==> flow/design.v <==
module fifo_sync #(
    parameter FW = 32,
    parameter DW = 32,
    parameter MD = 0,
    parameter SYNC_RD = 1,
    localparam WT_W = $clog2(FW)-1
) (
    input   wire logic          clk_i,
    input   wire logic          reset_i,
    input   wire logic          wr_en_i,
    input   wire logic [DW-1:0] wr_data_i,
    output  wire logic          full_o,
    input   wire logic          rd_i,
    output  logic      [DW-1:0] rd_data_o,
    output  wire logic          empty_o,
    output  logic               underflow_o,
    output  logic               overflow_o,
    input   wire logic [WT_W:0] threshold_i,
    output  wire logic          threshold_o
);
    reg [DW-1:0] fifo [0:FW-1];
    reg [$clog2(FW):0] read_ptr;
    reg [$clog2(FW):0] write_ptr;
    assign empty_o = (read_ptr == write_ptr);
    assign full_o = (write_ptr[$clog2(FW)] != read_ptr[$clog2(FW)]) & (read_ptr[$clog2(FW)-1:0] == write_ptr[$clog2(FW)-1:0]);
    always_ff @(posedge clk_i) begin
        if (reset_i) begin
            read_ptr <= 0;
            write_ptr <= 0;
        end
        if (~reset_i & wr_en_i & ~full_o) begin
            write_ptr <= write_ptr + 1;
        end
        if (~reset_i & rd_i & ~empty_o) begin
            read_ptr <= read_ptr + 1;
        end
    end
    always_ff @(posedge clk_i) begin
        if (~reset_i & wr_en_i & ~full_o) begin
            fifo[write_ptr[$clog2(FW)-1:0]] <= wr_data_i;
        end
        underflow_o <= empty_o & rd_i;
        overflow_o <= full_o & wr_en_i;
    end
    generate if (SYNC_RD) begin : __sfifo_if_synchronous_reads
        always_ff @(posedge clk_i) begin
            rd_data_o <= fifo[read_ptr[$clog2(FW)-1:0]];
        end
    end else begin : __sfifo_if_synchronous_reads
        assign rd_data_o = fifo[read_ptr[$clog2(FW)-1:0]];
    end endgenerate
    generate if (MD==0) begin : __sfifo_gen_lt
        assign threshold_o = (write_ptr[$clog2(FW)-1:0]-read_ptr[$clog2(FW)-1:0]) < threshold_i;
    end else if (MD==1) begin : __sfifo_gen_mt
        assign threshold_o = (write_ptr[$clog2(FW)-1:0]-read_ptr[$clog2(FW)-1:0]) > threshold_i;
    end else if (MD==3) begin : __sfifo_gen_le
        assign threshold_o = (write_ptr[$clog2(FW)-1:0]-read_ptr[$clog2(FW)-1:0]) <= threshold_i;
    end else if (MD==2) begin : __sfifo_gen_me
        assign threshold_o = (write_ptr[$clog2(FW)-1:0]-read_ptr[$clog2(FW)-1:0]) >= threshold_i;
    end endgenerate
endmodule
module tl_skdbf #(
    parameter DW   = 8,
    parameter SYNC = 0
) (
    input  wire logic          clk_i,
    input  wire logic          rst_i,
    input  wire logic          combinational_ready_i,
    output logic      [DW-1:0] cycle_data_o,
    output logic               cycle_vld_o,
    output logic               registered_ready_o,
    input  wire logic [DW-1:0] registered_data_i,
    input  wire logic          registered_vld_i
);
  reg [DW-1:0] held_data;
  reg held_vld;
  wire hold_data;
  assign hold_data = !combinational_ready_i & registered_ready_o & cycle_vld_o & registered_vld_i;
  assign registered_ready_o = !held_vld;
  always_ff @(posedge clk_i) begin
    if (rst_i) begin
      held_vld  <= '0;
      held_data <= '0;
    end else if (hold_data) begin
      held_data <= registered_data_i;
      held_vld  <= 1'b1;
    end else if (combinational_ready_i) begin
      held_vld <= '0;
    end
  end
  generate
    if (SYNC) begin : __skdbf_if_sync
      always_ff @(posedge clk_i) begin
        cycle_data_o <= held_vld ? held_data : registered_data_i;
        cycle_vld_o  <= rst_i ? 1'b0 : held_vld | registered_vld_i;
      end
    end else begin : __skdbf_if_async
      assign cycle_data_o = held_vld ? held_data : registered_data_i;
      assign cycle_vld_o  = held_vld | registered_vld_i;
    end
  endgenerate
endmodule
module uart_tx (
    input  wire        clock,
    input  wire        resetn,
    input  wire [15:0] bauddiv_i,      
    input  wire        tx_i,
    input  wire [ 7:0] tx_byte_i,
    output wire        tx_dequeue_o,
    output wire        tx_o,
    output wire        tx_busy_o
);
  reg start_q, byte_q, stop_q, cmpl_q, tx_q;
  reg [15:0] counter_q;
  reg [7:0] tx_byte_q;
  reg [2:0] byte_cnt_q;
  wire zero;
  assign zero = counter_q == 16'd0;
  assign tx_o = tx_q;
  assign tx_dequeue_o = cmpl_q;
  assign tx_busy_o = start_q | byte_q | stop_q | cmpl_q;
  always_ff @(posedge clock)
    if (!resetn || !(start_q || byte_q || stop_q) || zero || cmpl_q) counter_q <= bauddiv_i;
    else counter_q <= counter_q - 1'b1;
  always_ff @(posedge clock)
    if (!resetn || !(start_q | stop_q | byte_q | cmpl_q)) tx_q <= 1'b1;
    else if (cmpl_q) tx_q <= 1'b1;
    else if (stop_q) tx_q <= 1'b1;
    else if (byte_q) tx_q <= tx_byte_q[0];
    else if (start_q) tx_q <= 1'b0;
  always_ff @(posedge clock)
    if (!resetn || cmpl_q) start_q <= 1'b0;
    else if (!start_q) start_q <= tx_i;
  always_ff @(posedge clock)
    if (!resetn || cmpl_q) byte_q <= 1'b0;
    else if (!byte_q) byte_q <= start_q && zero;
  always_ff @(posedge clock)
    if (!resetn || cmpl_q) stop_q <= 1'b0;
    else if (!stop_q) stop_q <= byte_q && zero && (byte_cnt_q == 3'd7);
  always_ff @(posedge clock)
    if (!resetn || cmpl_q) byte_cnt_q <= 3'd0;
    else if (byte_q && zero) byte_cnt_q <= byte_cnt_q + 3'd1;
  always_ff @(posedge clock)
    if (!resetn || (tx_i && !start_q)) tx_byte_q <= tx_byte_i;
    else if (byte_q && zero) tx_byte_q <= {1'b0, tx_byte_q[7:1]};
  always_ff @(posedge clock)
    if (!resetn || cmpl_q) cmpl_q <= 1'b0;
    else if (!cmpl_q) cmpl_q <= stop_q && zero;
endmodule
module uart_rx (
    input  wire        clock,
    input  wire        resetn,
    input  wire [15:0] bauddiv_i,   
    input  wire        rx_i,
    output wire [ 7:0] rx_byte_o,
    output wire        rx_o,
    output wire        rx_busy_o
);
  (* ASYNC_REG = "TRUE" *) reg rx_q, rx_qq;
  reg sample_q, start_q, stop_q, hbit_q, cmpl_q;
  reg [15:0] counter_q;
  reg [ 7:0] rx_byte_q;
  reg [ 2:0] byte_cnt_q;
  wire rx, zero, sample_en, shift_en, last_shift;
  assign rx = !rx_qq;
  assign zero = counter_q == '0;
  assign sample_en = counter_q == {1'b0, bauddiv_i[15:1]};
  assign shift_en = zero && sample_q && start_q && !stop_q;
  assign last_shift = byte_cnt_q == 3'd7 && shift_en;
  assign rx_o = cmpl_q;
  assign rx_byte_o = rx_byte_q;
  assign rx_busy_o = sample_q | start_q | stop_q | hbit_q | cmpl_q;
  always_ff @(posedge clock)
    if (!resetn) rx_q <= 1'b1;
    else rx_q <= rx_i;
  always_ff @(posedge clock)
    if (!resetn) rx_qq <= 1'b1;
    else rx_qq <= rx_q;
  always_ff @(posedge clock)
    if ((!rx & !(sample_q | start_q)) || zero || !resetn || (sample_en & sample_q & rx & !start_q) || rx_o)
      counter_q <= bauddiv_i;
    else counter_q <= counter_q - 1'b1;
  always_ff @(posedge clock)
    if (rx_o || !resetn) sample_q <= 1'b0;
    else if (!sample_q) sample_q <= rx;
  always_ff @(posedge clock)
    if (rx_o || !resetn) start_q <= 1'b0;
    else if (!start_q) start_q <= sample_en & sample_q & rx;
  always_ff @(posedge clock)
    if (rx_o || !resetn) rx_byte_q <= 8'd0;
    else if (shift_en) rx_byte_q <= {rx_qq, rx_byte_q[7:1]};
  always_ff @(posedge clock)
    if (rx_o || !resetn) byte_cnt_q <= 3'd0;
    else if (shift_en) byte_cnt_q <= byte_cnt_q + 1'b1;
  always_ff @(posedge clock)
    if (rx_o || !resetn) stop_q <= 1'b0;
    else if (!stop_q) stop_q <= last_shift;
  always_ff @(posedge clock)
    if (rx_o || !resetn) hbit_q <= 1'b0;
    else if (stop_q && (counter_q == '0)) hbit_q <= 1'b1;
  always_ff @(posedge clock)
    if (rx_o || !resetn) cmpl_q <= 1'b0;
    else if (hbit_q && (counter_q == {1'b0, bauddiv_i[15:1]})) cmpl_q <= 1'b1;
endmodule
`default_nettype none
module TL_UART #(
    parameter [15:0] C_DEFAULT_BAUD_RATE = 16'd868,
    parameter C_DEFAULT_TX_ON = 1,
    parameter C_DEFAULT_RX_ON = 1,
    parameter C_TILELINK_ID_WIDTH = 1
) (
    input  wire                           uart_clock_i,
    input  wire                           uart_reset_i,
    input  wire [                    2:0] uart_a_opcode,
    input  wire [                    2:0] uart_a_param,
    input  wire [                    2:0] uart_a_size,
    input  wire [C_TILELINK_ID_WIDTH-1:0] uart_a_source,
    input  wire [                   11:0] uart_a_address,
    input  wire [                    3:0] uart_a_mask,
    input  wire [                   31:0] uart_a_data,
    input  wire                           uart_a_corrupt,
    input  wire                           uart_a_valid,
    output wire                           uart_a_ready,
    output wire [                    2:0] uart_d_opcode,
    output wire [                    1:0] uart_d_param,
    output wire [                    2:0] uart_d_size,
    output wire [C_TILELINK_ID_WIDTH-1:0] uart_d_source,
    output wire                           uart_d_denied,
    output wire [                   31:0] uart_d_data,
    output wire                           uart_d_corrupt,
    output wire                           uart_d_valid,
    input  wire                           uart_d_ready,
    input  wire                           UART_RX,
    output wire                           UART_TX,
    output wire                           UART_RX_IRQ,
    output wire                           UART_TX_IRQ
);
  localparam AW = 12;
  localparam IW = C_TILELINK_ID_WIDTH;
  wire          a_ready;
  wire          a_valid;
  wire [   2:0] a_opcode;
  /*verilator lint_off UNUSED*/
  wire [   2:0] a_param;
  /*verilator lint_on UNUSED*/
  wire [   2:0] a_size;
  wire [IW-1:0] a_source;
  wire [  11:0] a_address;
  wire [   3:0] a_mask;
  wire [  31:0] a_data;
  wire          a_corrupt;
  wire          d_ready;
  reg  [   2:0] d_opcode_q;
  reg  [   1:0] d_param_q;
  reg  [   2:0] d_size_q;
  reg  [IW-1:0] d_source_q;
  reg           d_denied_q;
  reg  [  15:0] d_data_q;
  reg           d_corrupt_q;
  reg           d_valid_q;
localparam [2:0] Get = 3'd4;
localparam [2:0] PutFullData = 3'd0;
localparam [2:0] PutPartialData = 3'd1;
localparam [2:0] ArithmeticData = 3'd2;
localparam [2:0] LogicalData = 3'd3;
localparam [2:0] AMOXOR = 3'd0;
localparam [2:0] AMOOR = 3'd1;
localparam [2:0] AMOAND = 3'd2;
localparam [2:0] AMOSWAP = 3'd3;
localparam [2:0] AMOMIN = 3'd0;
localparam [2:0] AMOMAX = 3'd1;
localparam [2:0] AMOMINU = 3'd2;
localparam [2:0] AMOMAXU = 3'd3;
localparam [2:0] AMOADD = 3'd4;
function automatic TL_isWriteTo(input [AW-1:0] address, input [AW-1:0] address_t);
  TL_isWriteTo = (address == address_t) && a_valid && (d_ready || !d_valid_q) && (a_opcode==PutFullData || a_opcode==PutPartialData || a_opcode==ArithmeticData || a_opcode==LogicalData);
endfunction
function automatic TL_isReadTo(input [AW-1:0] address, input [AW-1:0] address_t);
  TL_isReadTo = (address == address_t) && a_valid && (d_ready || !d_valid_q) && (a_opcode == Get || a_opcode==ArithmeticData || a_opcode==LogicalData);
endfunction
function automatic [2:0] TL_RetCode();
  TL_RetCode = (a_opcode == PutFullData || a_opcode == PutPartialData) ? 3'd0 : 3'd1;
endfunction
  assign d_ready = uart_d_ready;
  assign a_ready = d_ready || !d_valid_q;
  assign uart_d_opcode = d_opcode_q;
  assign uart_d_param = d_param_q;
  assign uart_d_size = d_size_q;
  assign uart_d_source = d_source_q;
  assign uart_d_denied = d_denied_q;
  assign uart_d_data = {16'd0, d_data_q};
  assign uart_d_corrupt = d_corrupt_q;
  assign uart_d_valid = d_valid_q;
  tl_skdbf #(
      .DW  (58 + IW),
      .SYNC(0)
  ) skdbf_inst (
      .clk_i(uart_clock_i),
      .rst_i(uart_reset_i),
      .combinational_ready_i(a_ready),
      .cycle_data_o({a_opcode, a_param, a_size, a_source, a_address, a_mask, a_data, a_corrupt}),
      .cycle_vld_o(a_valid),
      .registered_ready_o(uart_a_ready),
      .registered_data_i({
        uart_a_opcode,
        uart_a_param,
        uart_a_size,
        uart_a_source,
        uart_a_address,
        uart_a_mask,
        uart_a_data,
        uart_a_corrupt
      }),
      .registered_vld_i(uart_a_valid)
  );
  localparam [11:0] REG_UART_CTRL = 12'h000;  
  localparam [11:0] REG_UART_STATUS = 12'h004;   
  localparam [11:0] REG_UART_FIFOAX = 12'h008;   
  localparam [11:0] REG_UART_BAUDDIV = 12'h00C;   
  logic [15:0] UARTCTRL_q, UARTSTATS_q, FIFOAX_q, BAUDDIV_q, DATA_r;
  wire tx_dequeue, rx_enqueue, tx_full, tx_empty, rx_full, rx_empty, tx_underflow, tx_overflow, rx_underflow, rx_overflow, rx_threshold, tx_threshold, rx_busy, tx_busy;
  wire [7:0] rx_char, tx_char, rx_head;
  assign FIFOAX_q[7:0] = rx_empty ? 8'd0 : rx_head;
  reg
      RX_q,
      TX_q,
      RX_WATERMARK_IRQ_q,
      TX_WATERMARK_IRQ_q,
      RX_WATERMARK_IRQEN_q,
      TX_WATERMARK_IRQEN_q;
  reg [4:0] RX_WATERMARK_q, TX_WATERMARK_q;
  assign UARTCTRL_q = {
    2'd0, TX_WATERMARK_IRQEN_q, RX_WATERMARK_IRQEN_q, TX_WATERMARK_q, RX_WATERMARK_q, TX_q, RX_q
  };
  assign FIFOAX_q[15:8] = 8'd0;
  assign UARTSTATS_q = {
    8'd0,
    tx_busy,
    TX_WATERMARK_IRQ_q,
    tx_empty,
    tx_full,
    rx_busy,
    RX_WATERMARK_IRQ_q,
    rx_empty,
    rx_full
  };
  assign UART_RX_IRQ = RX_WATERMARK_IRQ_q;
  assign UART_TX_IRQ = TX_WATERMARK_IRQ_q;
  logic [15:0] w_val;
  assign w_val = a_data[15:0];
  always_ff @(posedge uart_clock_i)
    if (uart_reset_i) TX_q <= C_DEFAULT_TX_ON == 1 ? 1'b1 : 1'b0;
    else if (TL_isWriteTo(a_address, REG_UART_CTRL)) TX_q <= w_val[1];
  always_ff @(posedge uart_clock_i)
    if (uart_reset_i) RX_q <= C_DEFAULT_RX_ON == 1 ? 1'b1 : 1'b0;
    else if (TL_isWriteTo(a_address, REG_UART_CTRL)) RX_q <= w_val[0];
  always_ff @(posedge uart_clock_i)
    if (uart_reset_i) RX_WATERMARK_q <= 5'd0;
    else if (TL_isWriteTo(a_address, REG_UART_CTRL)) RX_WATERMARK_q <= w_val[6:2];
  always_ff @(posedge uart_clock_i)
    if (uart_reset_i) TX_WATERMARK_q <= 5'd0;
    else if (TL_isWriteTo(a_address, REG_UART_CTRL)) TX_WATERMARK_q <= w_val[11:7];
  always_ff @(posedge uart_clock_i)
    if (uart_reset_i) RX_WATERMARK_IRQEN_q <= 1'b0;
    else if (TL_isWriteTo(a_address, REG_UART_CTRL)) RX_WATERMARK_IRQEN_q <= w_val[12];
  always_ff @(posedge uart_clock_i)
    if (uart_reset_i) TX_WATERMARK_IRQEN_q <= 1'b0;
    else if (TL_isWriteTo(a_address, REG_UART_CTRL)) TX_WATERMARK_IRQEN_q <= w_val[13];
  always_ff @(posedge uart_clock_i)
    if (uart_reset_i) RX_WATERMARK_IRQ_q <= 1'b0;
    else if (TL_isWriteTo(a_address, REG_UART_STATUS)) RX_WATERMARK_IRQ_q <= w_val[2];
    else if (RX_WATERMARK_IRQEN_q & rx_threshold & !RX_WATERMARK_IRQ_q) RX_WATERMARK_IRQ_q <= 1'b1;
    else if (!RX_WATERMARK_IRQEN_q) RX_WATERMARK_IRQ_q <= 1'b0;
  always_ff @(posedge uart_clock_i)
    if (uart_reset_i) TX_WATERMARK_IRQ_q <= 1'b0;
    else if (TL_isWriteTo(a_address, REG_UART_STATUS)) TX_WATERMARK_IRQ_q <= w_val[6];
    else if (TX_WATERMARK_IRQEN_q & tx_threshold) TX_WATERMARK_IRQ_q <= 1'b1;
    else if (!TX_WATERMARK_IRQEN_q) TX_WATERMARK_IRQ_q <= 1'b0;
  always_ff @(posedge uart_clock_i)
    if (uart_reset_i) BAUDDIV_q <= C_DEFAULT_BAUD_RATE;
    else if (TL_isWriteTo(a_address, REG_UART_BAUDDIV)) BAUDDIV_q <= w_val[15:0];
  always_comb
    if (TL_isReadTo(a_address, REG_UART_CTRL)) DATA_r = UARTCTRL_q;
    else if (TL_isReadTo(a_address, REG_UART_STATUS)) DATA_r = UARTSTATS_q;
    else if (TL_isReadTo(a_address, REG_UART_FIFOAX)) DATA_r = FIFOAX_q;
    else if (TL_isReadTo(a_address, REG_UART_BAUDDIV)) DATA_r = BAUDDIV_q;
    else DATA_r = 16'd0;
  always_ff @(posedge uart_clock_i)
    if (uart_reset_i) begin
      d_valid_q <= 1'b0;
    end else if (a_valid && (d_ready || !d_valid_q)) begin
      d_valid_q <= 1'b1;
      d_opcode_q <= TL_RetCode();
      d_param_q <= '0;
      d_size_q <= a_size;
      d_source_q <= a_source;
      d_denied_q <= 1'b0;
      d_data_q <= DATA_r;
      d_corrupt_q <= 1'b0;
    end else if (d_ready) begin
      d_valid_q <= 1'b0;
    end
  fifo_sync #(
      .FW(32),
      .DW(8),
      .MD(1),
      .SYNC_RD(0)
  ) rx_fifo_inst (
      .clk_i(uart_clock_i),
      .reset_i(uart_reset_i),
      .wr_en_i(UARTCTRL_q[0] & rx_enqueue),
      .wr_data_i(rx_char),
      .full_o(rx_full),
      .rd_i(TL_isReadTo(a_address, REG_UART_FIFOAX)),
      .rd_data_o(rx_head),
      .empty_o(rx_empty),
      .underflow_o(rx_underflow),
      .overflow_o(rx_overflow),
      .threshold_i(UARTCTRL_q[6:2]),
      .threshold_o(rx_threshold)
  );
  fifo_sync #(
      .FW(32),
      .DW(8),
      .MD(1),
      .SYNC_RD(0)
  ) tx_fifo_inst (
      .clk_i(uart_clock_i),
      .reset_i(uart_reset_i),
      .wr_en_i(TL_isWriteTo(a_address, REG_UART_FIFOAX)),
      .wr_data_i(a_data[7:0]),
      .full_o(tx_full),
      .rd_i(tx_dequeue),
      .rd_data_o(tx_char),
      .empty_o(tx_empty),
      .underflow_o(tx_underflow),
      .overflow_o(tx_overflow),
      .threshold_i(UARTCTRL_q[11:7]),
      .threshold_o(tx_threshold)
  );
  uart_rx uart_reciever (
      .clock(uart_clock_i),
      .resetn(!uart_reset_i),
      .bauddiv_i(BAUDDIV_q),
      .rx_i(UART_RX),
      .rx_byte_o(rx_char),
      .rx_o(rx_enqueue),
      .rx_busy_o(rx_busy)
  );
  uart_tx uart_trasmitter (
      .clock(uart_clock_i),
      .resetn(!uart_reset_i),
      .bauddiv_i(BAUDDIV_q),
      .tx_i(UARTCTRL_q[1] & !tx_empty),
      .tx_byte_i(tx_char),
      .tx_dequeue_o(tx_dequeue),
      .tx_o(UART_TX),
      .tx_busy_o(tx_busy)
  );
  /*verilator lint_off UNUSED*/
  wire unused;
  assign unused = (|a_data[31:16]) | tx_underflow | rx_underflow | tx_overflow | rx_overflow | (|a_mask) | a_corrupt;
  /*verilator lint_on UNUSED*/
endmodule
# Tool chain data of TL_UART

What the tools print for TL_UART, step after step.
Lines are those of the file above, counted from 1.
Cell names lack the library's common part.
Not given: -

Design top: TL_UART
Clock port: uart_clock_i
Standard-cell library: sky130hd
Timing corner: tt_025C_1v80

# After elaboration

Yosys after proc, flatten, opt, wreduce and memory -nomap, before mapping. Print and check cells are not counted. Equal cells are merged and count once.
Yosys's memory passes give these memory sizes; they may raise the number of words (mostly to a power of two), join words into wider ones and drop unused or constant bits.

Register bits after elaboration: 206
Bits in writable memories: 512
Word width x clocked read ports: 16
Memories: 2
Bits of input ports: 64
Output and inout port bits: 48
Elaborated cells: 227

$add $sub $neg: 10
Magnitude comparators: 2
Eq/ne operators: 18
Mux-type cells: 43
Bitwise operators: 39
Reduce/logical cells: 74

Memories:

| memory            | words | bits a word | rd ports | wr ports | RTL line | source |
| rx_fifo_inst.fifo | 32    | 8           | 1        | 1        | 21       | `reg [DW-1:0] fifo [0:FW-1];` |
| tx_fifo_inst.fifo | 32    | 8           | 1        | 1        | 21       |  |

Operator list:

| cell                                                             | count |
| 59-bit 2-to-1 mux                                                | 1 |
| 14-bit 2-to-1 mux                                                | 4 |
| 8-bit 2-to-1 mux                                                 | 5 |
| 16-bit by 1-bit subtractor with 16-bit output with constant B    | 2 |
| 16-bit logical NOT                                               | 2 |
| 16-bit 2-to-1 mux                                                | 2 |
| 6-bit 2-to-1 mux                                                 | 5 |
| 1-bit logical AND                                                | 28 |
| 12-bit by 4-bit == test with 1-bit output with constant B        | 2 |
| 6-bit by 1-bit adder with 6-bit output with constant B           | 4 |
| 1-bit AND                                                        | 22 |
| 1-bit 2-to-1 mux                                                 | 22 |
| 5-bit 2-to-1 mux                                                 | 4 |
| 1-bit logical OR                                                 | 19 |
| 16-bit by 15-bit == test with 1-bit output                       | 1 |
| 2-bit nonzero test                                               | 8 |
| 1-bit logical NOT                                                | 12 |
| 12-bit by 3-bit == test with 1-bit output with constant B        | 1 |
| 12-bit logical NOT                                               | 1 |
| 6-bit == test                                                    | 2 |
| 1-bit OR                                                         | 11 |
| 5-bit subtractor                                                 | 2 |
| 5-bit > comparator                                               | 2 |
| 5-bit == test                                                    | 2 |
| 3-bit == test with constant B                                    | 3 |
| 1-bit inverter                                                   | 6 |
| 3-bit by 1-bit adder with 3-bit output with constant B           | 2 |
| 3-bit by 1-bit inequality test with 1-bit output with constant B | 2 |

Not listed: further kinds 7, cells in them 9.

# Longest topological paths

Depth = most cells in a row (Yosys ltp): at word level without a register or memory, in the mapped netlist without a sequential cell, where the memories' decode and read muxes count.

Depth after elaboration: 9
ABC_AREA: 0
Mapped depth: 13
Gate-level depth less buffers: 13

# Mapped cells and area

Source: synth_stat.txt of the flow (Yosys; design flattened, memories mapped). It holds for the ABC_AREA given above (unset counts as 0); a run with the other value may have another netlist.
Totals and module areas in this step are rounded.

Cell types:

| cell     | count | area in all (um^2) |
| edfxtp_1 | 565   | 1.7E+04 |
| mux4_2   | 147   | 3.31E+03 |
| dfxtp_1  | 137   | 2742.63 |
| nor2_1   | 171   | 641.866 |
| nand2_1  | 148   | 555.533 |
| mux2i_1  | 51    | 510.49 |
| ha_1     | 34    | 425.408 |
| a21oi_1  | 80    | 400.384 |
| xnor2_1  | 43    | 376.611 |
| mux2_2   | 26    | 292.781 |
| xor2_1   | 31    | 271.51 |
| buf_4    | 31    | 232.723 |
| clkbuf_1 | 43    | 161.405 |
| inv_1    | 36    | 135.13 |
| nor2b_1  | 19    | 118.864 |
| buf_2    | 22    | 110.106 |
| nor3_1   | 22    | 110.106 |
| a22o_1   | 11    | 96.342 |

Other cell types: 51; their cells: 211.

Standard cells after synthesis: 1828
Mapped area: 29000 um^2
Sequential area: 20000 um^2
Flip-flops: 702
Buffer cells: 107

The figures by module come from a second, unflattened synthesis with its own total; it is not the netlist above.

Cells (unflattened synthesis): 1966
Area total of the unflattened synthesis: 31000 um^2

Each row is one instance without its submodules.

By module:

| module    | times used | cells | area (um^2) | seq. area (um^2) |
| fifo_sync | 2          | 528   | 11000       | 8200 |
| tl_skdbf  | 1          | 327   | 3400        | 1200 |
| TL_UART   | 1          | 275   | 2700        | 1300 |
| uart_rx   | 1          | 170   | 1700        | 680 |
| uart_tx   | 1          | 138   | 1400        | 720 |

# Path before layout

OpenSTA on the mapped netlist: ideal clock, no wires. The path of least setup slack (recovery checks aside). Input and output delay are each 20% of the period. Register names are those of the netlist, which keeps one name where synthesis merged equal registers.

Kind: input-to-reg
Start point: in uart_reset_i
End point: reg d_data_q[0]
Clock period: 8.0 ns
Input delay: 1.600 ns
Setup time: 0.426 ns
Launch time at the first pin: 1.600 ns
Arrival time: 3.511 ns
Required time: 7.574 ns
Slack: 4.063 ns
Path delay: 2.337 ns
Stages on the path: 3
Path buffers: 2
Synthesis period reached: 3.937 ns

"path delay" = arrival - input delay + setup time.
"stages on the path" counts driving pins, that of a launching flip-flop among them; a cell with two outputs on the path counts twice.
"synthesis period reached" = period - worst setup slack (recovery checks aside). The figure is calculated, with input and output delays left at 20% of the set period.
The rows between start and end are the longest chain of elaborated cells between them; the timing report does not say that the signal goes this way. Where chains are equally long, one stands for them.
Each line given opens the expression or statement behind the cell; cells for indexed reads and writes are added by Yosys, which also makes memories of some case tables.

Cells stage by stage: clkbuf_1 -> clkbuf_1 -> nor3_1
Length of the longest elaborated chain: 2
Elaborated cells on any way between the ends: 2
Those cells by class: logic: 1; reduce/logical: 1

RTL lines, path after synthesis:

| element             | RTL line | source |
| from (decl)         | 213      | `input  wire                           uart_reset_i,` |
| 1-bit inverter      | -        |  |
| 2-bit AND reduction | -        |  |
| to (assign)         | 398      | `d_data_q <= DATA_r;` |
| to (decl)           | 258      | `reg  [  15:0] d_data_q;` |

# Path in the finished layout

Path of least setup slack in the final report of run A (OpenROAD, finished layout, wires in). Where an end is a register, its clock arrival counts in the times.

Kind: input-to-reg
Start point: in uart_a_valid
End point: mem tx_fifo_inst.fifo[18][0]
Clock period: 5.15 ns
Input delay: 1.03 ns
Setup time: 0.37 ns
Launch time at the first pin: 1.03 ns
Arrival time: 3.83 ns
Required time: 5.37 ns
Slack: 1.54 ns
Stages on the path: 7
Path buffers: 1

The rows between start and end are the longest chain of elaborated cells between them; the timing report does not say that the signal goes this way. Where chains are equally long, one stands for them.
The path ends at the enable pin of a flip-flop; only ways to that pin are counted.

Cells stage by stage: clkdlybuf4s50_1 -> nor2b_1 -> nand4_1 -> a221oi_4 -> and2_1 -> nand2_1 -> nor2_1
Length of the longest elaborated chain: 7
Elaborated cells on any way between the ends: 8
Those cells by class: mux: 2; logic: 3; reduce/logical: 3

RTL lines, path after layout:

| element                        | RTL line | source |
| from (decl)                    | 222      | `input  wire                           uart_a_valid,` |
| 1-bit OR                       | 99       | `assign cycle_vld_o  = held_vld \| registered_vld_i;` |
| 1-bit logical AND (3 in a row) | 276      | `TL_isWriteTo = (address == address_t) && a_valid && (d_ready \|\| !d_valid_q) && (a_opcode==PutFullData \|\| a_opc ...` |
| 1-bit AND (2 in a row)         | 39       | `if (~reset_i & wr_en_i & ~full_o) begin` |
| 5-bit 2-to-1 mux               | 39       |  |
| to (decl)                      | 21       | `reg [DW-1:0] fifo [0:FW-1];` |

Subject: flow runs of TL_UART

Hi,

Module TL_UART, platform sky130hd: 5 stored runs of the flow (Yosys, OpenROAD) with differing settings, in no particular order. Input and output delays are each 20% of the period that was set; the output load is 0.01 pF.
"reached clock period" = clock period - worst setup slack. The figure is calculated, with input and output delays left at 20% of the set period.
By "time used up by the worst setup path" is meant the share of the clock period that the worst setup path is allowed (20% is reserved at inputs, 20% at outputs), minus its slack. Clock arrival times at its registers enter into it.
By "power consumption" is meant OpenSTA's value without simulated activity: inputs other than the clock are taken to toggle once in ten clock periods, and the tool carries that through the logic.
Measured values are rounded.
Settings: -- = not set for that run.
Among the results, -- means that no value is shown for the run.

| setting or result                         | run A        | run B      | run C | run D        | run E        |
| CAP_MARGIN                                | 25           | 25         | 25    | 20           | 20           |
| CORE_ASPECT_RATIO                         | 0.97         | 1.85       | 0.93  | --           | --           |
| CORE_UTILIZATION                          | 55           | 41         | 60    | 65           | 65           |
| CTS_CLUSTER_SIZE                          | 39           | 88         | 88    | --           | --           |
| MAX_ROUTING_LAYER                         | met4         | met4       | met4  | --           | --           |
| PLACE_DENSITY_LB_ADDON                    | 0.06         | 0.06       | 0.2   | --           | --           |
| period_ns                                 | 5.15         | 5.15       | 5.15  | 8.0          | 8.0          |
| CORE_MARGIN                               | 2            | 2          | 2     | 5            | 2            |
| SLEW_MARGIN                               | 20           | 20         | 20    | 20           | 20           |
| CELL_PAD_IN_SITES_GLOBAL_PLACEMENT        | --           | 3          | 1     | --           | --           |
| CTS_CLUSTER_DIAMETER                      | --           | 191        | 191   | 72           | 72           |
| GPL_TIMING_DRIVEN                         | --           | 0          | 0     | --           | --           |
| HOLD_SLACK_MARGIN                         | --           | 0.17       | 0.17  | --           | --           |
| MIN_ROUTING_LAYER                         | --           | met2       | met2  | --           | --           |
| TNS_END_PERCENT                           | --           | 65         | 65    | 40           | --           |
| ABC_AREA                                  | --           | --         | 1     | --           | --           |
| GPL_ROUTABILITY_DRIVEN                    | --           | --         | --    | 0            | --           |
| PLACE_DENSITY                             | --           | --         | --    | 0.6          | 0.6          |
| reached clock period (ns)                 | 3.614        | 4.245      | --    | 4.386        | 4.385        |
| area of the die (um^2)                    | 55000        | 73000      | --    | 49000        | 46000        |
| synthesized cell area (um^2)              | 29000        | 29000      | --    | 29000        | 29000        |
| power consumption (uW)                    | 12000        | 8700       | --    | 7500         | 7600         |
| time used up by the worst setup path (ns) | 2.58         | 4.25       | --    | 2.79         | 2.78         |
| worst setup path kind                     | input-to-reg | reg-to-reg | --    | input-to-reg | input-to-reg |
| standard-cell area after routing (um^2)   | 33000        | 31000      | --    | 32000        | 32000        |
| sum of negative setup slack (ns)          | 0.000        | 0.000      | --    | 0.000        | 0.000        |
| worst hold slack in the final report (ns) | 0.41         | 0.46       | --    | 0.44         | 0.43         |
| utilization (%)                           | 63           | 45         | --    | 73           | 73           |
| lowest setup slack (ns)                   | 1.5          | 0.90       | --    | 3.6          | 3.6          |

Run C: not finished: routing ended with error GRT-0116

Regards
